==> flow/design.v <==
module my_fifo #(
                   parameter DATA_W           = 128      ,         
                   parameter DEPTH            = 16     ,         
                   parameter UPP_TH           = 4      ,         
                   parameter LOW_TH           = 2                
                )
                (
                   input                   clk         ,         
                   input                   rstn        ,         
                   input                   i_wren      ,         
                   input  [DATA_W - 1 : 0] i_wrdata    ,         
                   output                  o_alm_full  ,         
                   output                  o_full      ,         
                   input                   i_rden      ,         
                   output [DATA_W - 1 : 0] o_rddata    ,         
                   output                  o_alm_empty ,         
                   output                  o_empty               
                );
logic [DATA_W - 1        : 0] data_rg [DEPTH] ;         
logic [$clog2(DEPTH) - 1 : 0] wrptr_rg        ;         
logic [$clog2(DEPTH) - 1 : 0] rdptr_rg        ;         
logic [$clog2(DEPTH)     : 0] dcount_rg       ;         
logic                         wren_s          ;         
logic                         rden_s          ;         
logic                         full_s          ;         
logic                         empty_s         ;         
always @ (posedge clk) begin
   if (!rstn) begin      
      for (int i = 0; i < DEPTH; i++) begin
         data_rg[i] <= '0 ;
      end
      wrptr_rg  <= 0              ;
      rdptr_rg  <= 0              ;      
      dcount_rg <= 0              ;
   end
   else begin   
      if (wren_s) begin                          
         data_rg [wrptr_rg] <= i_wrdata ;         
         if (wrptr_rg == DEPTH - 1) begin
            wrptr_rg <= 0               ;         
         end
         else begin
            wrptr_rg <= wrptr_rg + 1    ;         
         end
      end
      if (rden_s) begin         
         if (rdptr_rg == DEPTH - 1) begin
            rdptr_rg <= 0               ;         
         end
         else begin
            rdptr_rg <= rdptr_rg + 1    ;         
         end
      end
      if (wren_s && !rden_s) begin                
         dcount_rg <= dcount_rg + 1 ;
      end                    
      else if (!wren_s && rden_s) begin           
         dcount_rg <= dcount_rg - 1 ;         
      end
   end
end
assign full_s      = (dcount_rg == DEPTH) ? 1'b1 : 0                ; 
assign empty_s     = (dcount_rg == 0    ) ? 1'b1 : 0                ;
assign wren_s      = i_wren & !full_s                               ;  
assign rden_s      = i_rden & !empty_s                              ;
assign o_full      = full_s                          ;
assign o_empty     = empty_s                                        ;
assign o_alm_full  = ((dcount_rg > UPP_TH) ? 1'b1 : 0)              ;
assign o_alm_empty = (dcount_rg < LOW_TH) ? 1'b1 : 0                ;  
assign o_rddata    = data_rg [rdptr_rg]                             ;   
endmodule
From RTL to reports: my_fifo --
Tool output for the design above before and after an edit, in the order of the flow. "before" refers to lines of the RTL above, "after" to lines of the edited file. "change" is "after" less "before", of the values as shown; "relative change" is that difference over "before", in percent. Library cell names are shortened. A cell with n/a has no value.
Set-up: top my_fifo, clock input clk, standard-cell library sky130hd, corner tt_025C_1v80

Diff --
Unified diff, file above to edited file. A script made this edit; it was not meant as an optimisation.
begin of diff
@@ -20,5 +20,5 @@
 logic [$clog2(DEPTH) - 1 : 0] wrptr_rg        ;         
 logic [$clog2(DEPTH) - 1 : 0] rdptr_rg        ;         
-logic [$clog2(DEPTH)     : 0] dcount_rg       ;         
+logic [$clog2(DEPTH)+1     : 0] dcount_rg       ;         
 logic                         wren_s          ;         
 logic                         rden_s          ;         
end of diff

After elaboration --
Counts by Yosys on the flattened word-level netlist (proc, flatten, opt, wreduce; memories kept). Print and check cells are left out. Cells with the same type and inputs are merged into one. Yosys's memory passes give these memory sizes; they may raise the number of words (mostly to a power of two), join words into wider ones and drop unused or constant bits.
Word-level totals:
- memories kept | before 1, after 1, change 0, relative change 0.00%
- memory bits (writable) | before 2048, after 2048, change 0, relative change 0.00%
- flip-flop bits (word level) | before 13, after 14, change +1, relative change +7.69%
- output and inout bits | before 132, after 132, change 0, relative change 0.00%
Operators by class:
- muxes and demuxes | before 17, after 17, change 0, relative change 0.00%
- reductions and logical operators | before 8, after 8, change 0, relative change 0.00%
- $add $sub $neg | before 4, after 4, change 0, relative change 0.00%
- bitwise logic cells | before 2, after 2, change 0, relative change 0.00%
- equal/unequal tests | before 3, after 3, change 0, relative change 0.00%
- $lt $le $gt $ge | before 2, after 2, change 0, relative change 0.00%
Operators by type and width:
- 5-bit 2-to-1 mux | before 2, after 0, change -2, relative change -100.00%
- 6-bit 2-to-1 mux | before 0, after 2, change +2
- 5-bit by 1-bit adder with 5-bit output with constant B | before 1, after 0, change -1, relative change -100.00%
- 5-bit equality test with constant B | before 1, after 0, change -1, relative change -100.00%
- 5-bit by 3-bit > comparator with 1-bit output with constant B | before 1, after 0, change -1, relative change -100.00%
- 5-bit zero test | before 1, after 0, change -1, relative change -100.00%
- 5-bit by 2-bit less-than comparator with 1-bit output with constant B | before 1, after 0, change -1, relative change -100.00%
- 5-bit by 1-bit subtractor with 5-bit output with constant B | before 1, after 0, change -1, relative change -100.00%
- 6-bit by 1-bit adder with 6-bit output with constant B | before 0, after 1, change +1
- 6-bit by 5-bit equality test with 1-bit output with constant B | before 0, after 1, change +1
- 6-bit by 3-bit > comparator with 1-bit output with constant B | before 0, after 1, change +1
- 6-bit zero test | before 0, after 1, change +1
- 6-bit by 2-bit less-than comparator with 1-bit output with constant B | before 0, after 1, change +1
- 6-bit by 1-bit subtractor with 6-bit output with constant B | before 0, after 1, change +1
Unchanged operator kinds not shown: 9.

Logic depth --
Longest topological path by Yosys (ltp), each cell counted once; first at word level (registers and memories cut), then after technology mapping (sequential cells cut; the memories' decode and read muxes count).
Logic depth:
- depth after elaboration | before 8, after 8, change 0, relative change 0.00%
- ABC_AREA | before 0, after 0
- depth in mapped cells | before 12, after 12, change 0, relative change 0.00%
- mapped depth without buffers | before 10, after 10, change 0, relative change 0.00%

After synthesis --
Source: synth_stat.txt of the flow (Yosys; design flattened, memories mapped). It holds for the ABC_AREA given above (unset counts as 0); a run with the other value may have another netlist.
Synthesis totals:
- area of sequential cells (sq um) | before 61839.3, after 61859.3, change +20.0, relative change +0.03%
- standard cells after synthesis | before 5677, after 5588, change -89, relative change -1.57%
- mapped area (sq um) | before 91965.7, after 92397.4, change +431.7, relative change +0.47%
- flip-flops | before 2065, after 2066, change +1, relative change +0.05%
Cell types:
- a22oi_1 | before 216, after 0, change -216, relative change -100.00%
- nand2_1 | before 125, after 9, change -116, relative change -92.80%
- clkbuf_1 | before 323, after 432, change +109, relative change +33.75%
- buf_4 | before 100, after 2, change -98, relative change -98.00%
- mux4_2 | before 512, after 578, change +66, relative change +12.89%
- a211oi_1 | before 0, after 64, change +64
- nor2b_1 | before 4, after 67, change +63, relative change +1575.00%
- mux2i_1 | before 3, after 66, change +63, relative change +2100.00%
- a21oi_1 | before 8, after 63, change +55, relative change +687.50%
- o22ai_1 | before 40, after 0, change -40, relative change -100.00%
- nand2b_1 | before 22, after 2, change -20, relative change -90.91%
- o21ai_0 | before 4, after 19, change +15, relative change +375.00%
- nor2_1 | before 37, after 23, change -14, relative change -37.84%
- buf_1 | before 21, after 7, change -14, relative change -66.67%
- buf_6 | before 10, after 0, change -10, relative change -100.00%
- nor3_2 | before 8, after 0, change -8, relative change -100.00%
- xnor2_1 | before 1, after 6, change +5, relative change +500.00%
- buf_2 | before 78, after 82, change +4, relative change +5.13%
Unchanged cell types not shown: 8. Not every row of either side is listed.

Timing after synthesis --
OpenSTA on the mapped netlist: ideal clock, no wires. The path of least setup slack (recovery checks aside). Input and output delay are each 20% of the period. Register names are those of the netlist, which keeps one name where synthesis merged equal registers.
Timing after synthesis:
- path kind | before input port to flip-flop, after input port to flip-flop
- start point | before in rstn, after in i_wren
- end point | before mem data_rg[2][0], after mem data_rg[14][0]
- delay of the path (ps) | before 4564, after 10229, change +5665, relative change +124.12%
- time at the first pin (ps) | before 900, after 900, change 0, relative change 0.00%
- data arrival time (ps) | before 4954, after 10337, change +5383, relative change +108.66%
- input delay (ps) | before 900, after 900, change 0, relative change 0.00%
- clock period (ps) | before 4500, after 4500, change 0, relative change 0.00%
- stages on the path | before 5, after 3, change -2, relative change -40.00%
- path slack (ps) | before -964, after -6630, change -5666
- synthesis period reached (ps) | before 5464, after 11130, change +5666, relative change +103.70%
"delay of the path" = arrival - input delay + setup time. "stages on the path": output pins that drive a net of the path, with the launching flip-flop's if there is one; two outputs of one cell count as two. "synthesis period reached" is the clock period less the worst setup slack; recovery checks do not enter. This is arithmetic on one report: input and output delays are still those of the set period (20% each). The rows between start and end are the longest chain of elaborated cells between them; the timing report does not say that the signal goes this way. Where chains are equally long, one stands for them. Each line given opens the expression or statement behind the cell; cells for indexed reads and writes are added by Yosys, which also makes memories of some case tables. before: The path ends at the enable pin of a flip-flop; only ways to that pin are counted.
On the way, after synthesis, before: cells stage by stage clkbuf_1 -> nand2_1 -> nor4_2 -> buf_2 -> nand2b_1, cells in the longest elaborated chain 1, elaborated cells between the ends (all ways) 3
RTL lines, path after synthesis, before:
- start, declared | line 9 | input                   rstn        ,
- 4-bit 2-to-1 mux | line 28 | if (!rstn) begin
- end, declared | line 19 | logic [DATA_W - 1        : 0] data_rg [DEPTH] ;
after: The path ends at the enable pin of a flip-flop; only ways to that pin are counted.
On the way, after synthesis, after: cells stage by stage clkbuf_1 -> nand3_1 -> o21ai_0, cells in the longest elaborated chain 3, elaborated cells between the ends (all ways) 5
RTL lines, path after synthesis, after:
- start, declared | line 10 | input                   i_wren      ,
- 1-bit AND | line 64 | assign wren_s      = i_wren & !full_s                               ;
- 4-bit 2-to-1 mux | line 37 | if (wren_s) begin
- 4-bit 2-to-1 mux | line 28 | if (!rstn) begin
- end, declared | line 19 | logic [DATA_W - 1        : 0] data_rg [DEPTH] ;

Path in the finished layout --
Path of least setup slack in the final report of each run of pair 1 (OpenROAD, finished layout, wires in). Where an end is a register, its clock arrival counts in the times. The path's times are printed in steps of 10 ps; the period is the one set.
Timing after layout:
- path kind | before flip-flop to output port, after flip-flop to output port
- start point | before reg (name not given), after reg (name not given)
- end point | before out o_rddata[69], after out o_rddata[110]
- path slack (ps) | before 60, after 120, change +60
- data arrival time (ps) | before 3540, after 3480, change -60, relative change -1.69%
- time at the first pin (ps) | before 850, after 860, change +10, relative change +1.18%
- clock period (ps) | before 4500, after 4500, change 0, relative change 0.00%
- stages on the path | before 6, after 8, change +2, relative change +33.33%
On the way, after layout, before: cells stage by stage dfxtp_4 -> buf_12 -> mux4_2 -> o22ai_1 -> nor2_1 -> clkdlybuf4s50_1
RTL lines, path after layout, before:
- end, declared | line 15 | output [DATA_W - 1 : 0] o_rddata    ,
before: Chain of elaborated cells between the ends: none given.
On the way, after layout, after: cells stage by stage dfxtp_4 -> buf_16 -> buf_16 -> mux4_2 -> nor2b_1 -> a211oi_2 -> a21oi_1 -> clkdlybuf4s50_1
RTL lines, path after layout, after:
- end, declared | line 15 | output [DATA_W - 1 : 0] o_rddata    ,
after: Chain of elaborated cells between the ends: none given.

Layout results --
Both versions went through the flow (Yosys, OpenROAD) with the same settings in each pair. Constraints: input delay and output delay 20% of the set period each, output load 0.01 pF.
Flow settings, pair 1: CORE_UTILIZATION 45, PLACE_DENSITY 0.6, period_ns 4.5, CAP_MARGIN 20, CORE_MARGIN 2, SLEW_MARGIN 20
Final reports, pair 1:
- standard-cell area after layout (sq um) | before 104824.0, after 106511.0, change +1687.0, relative change +1.61%
- period achieved (ps) | before 4441, after 4376, change -65, relative change -1.46%
- final utilization (%) | before 51.7, after 52.1, change +0.4
- worst slack on setup checks (ps) | before 59, after 124, change +65
- overall power (W) | before 0.04789, after 0.048226, change +0.000336, relative change +0.70%
- total negative setup slack (ps) | before 0, after 0, change 0
- worst hold slack after layout (ps) | before 488, after 462, change -26
- die size (sq um) | before 208000.0, after 208968.0, change +968.0, relative change +0.47%
- chip area after synthesis (Yosys) (sq um) | before 91965.7, after 92397.4, change +431.7, relative change +0.47%
"period achieved" = clock period - worst setup slack. The figure is calculated, with input and output delays left at 20% of the set period. By "overall power" is meant OpenSTA's value without simulated activity: inputs other than the clock are taken to toggle once in ten clock periods, and the tool carries that through the logic.
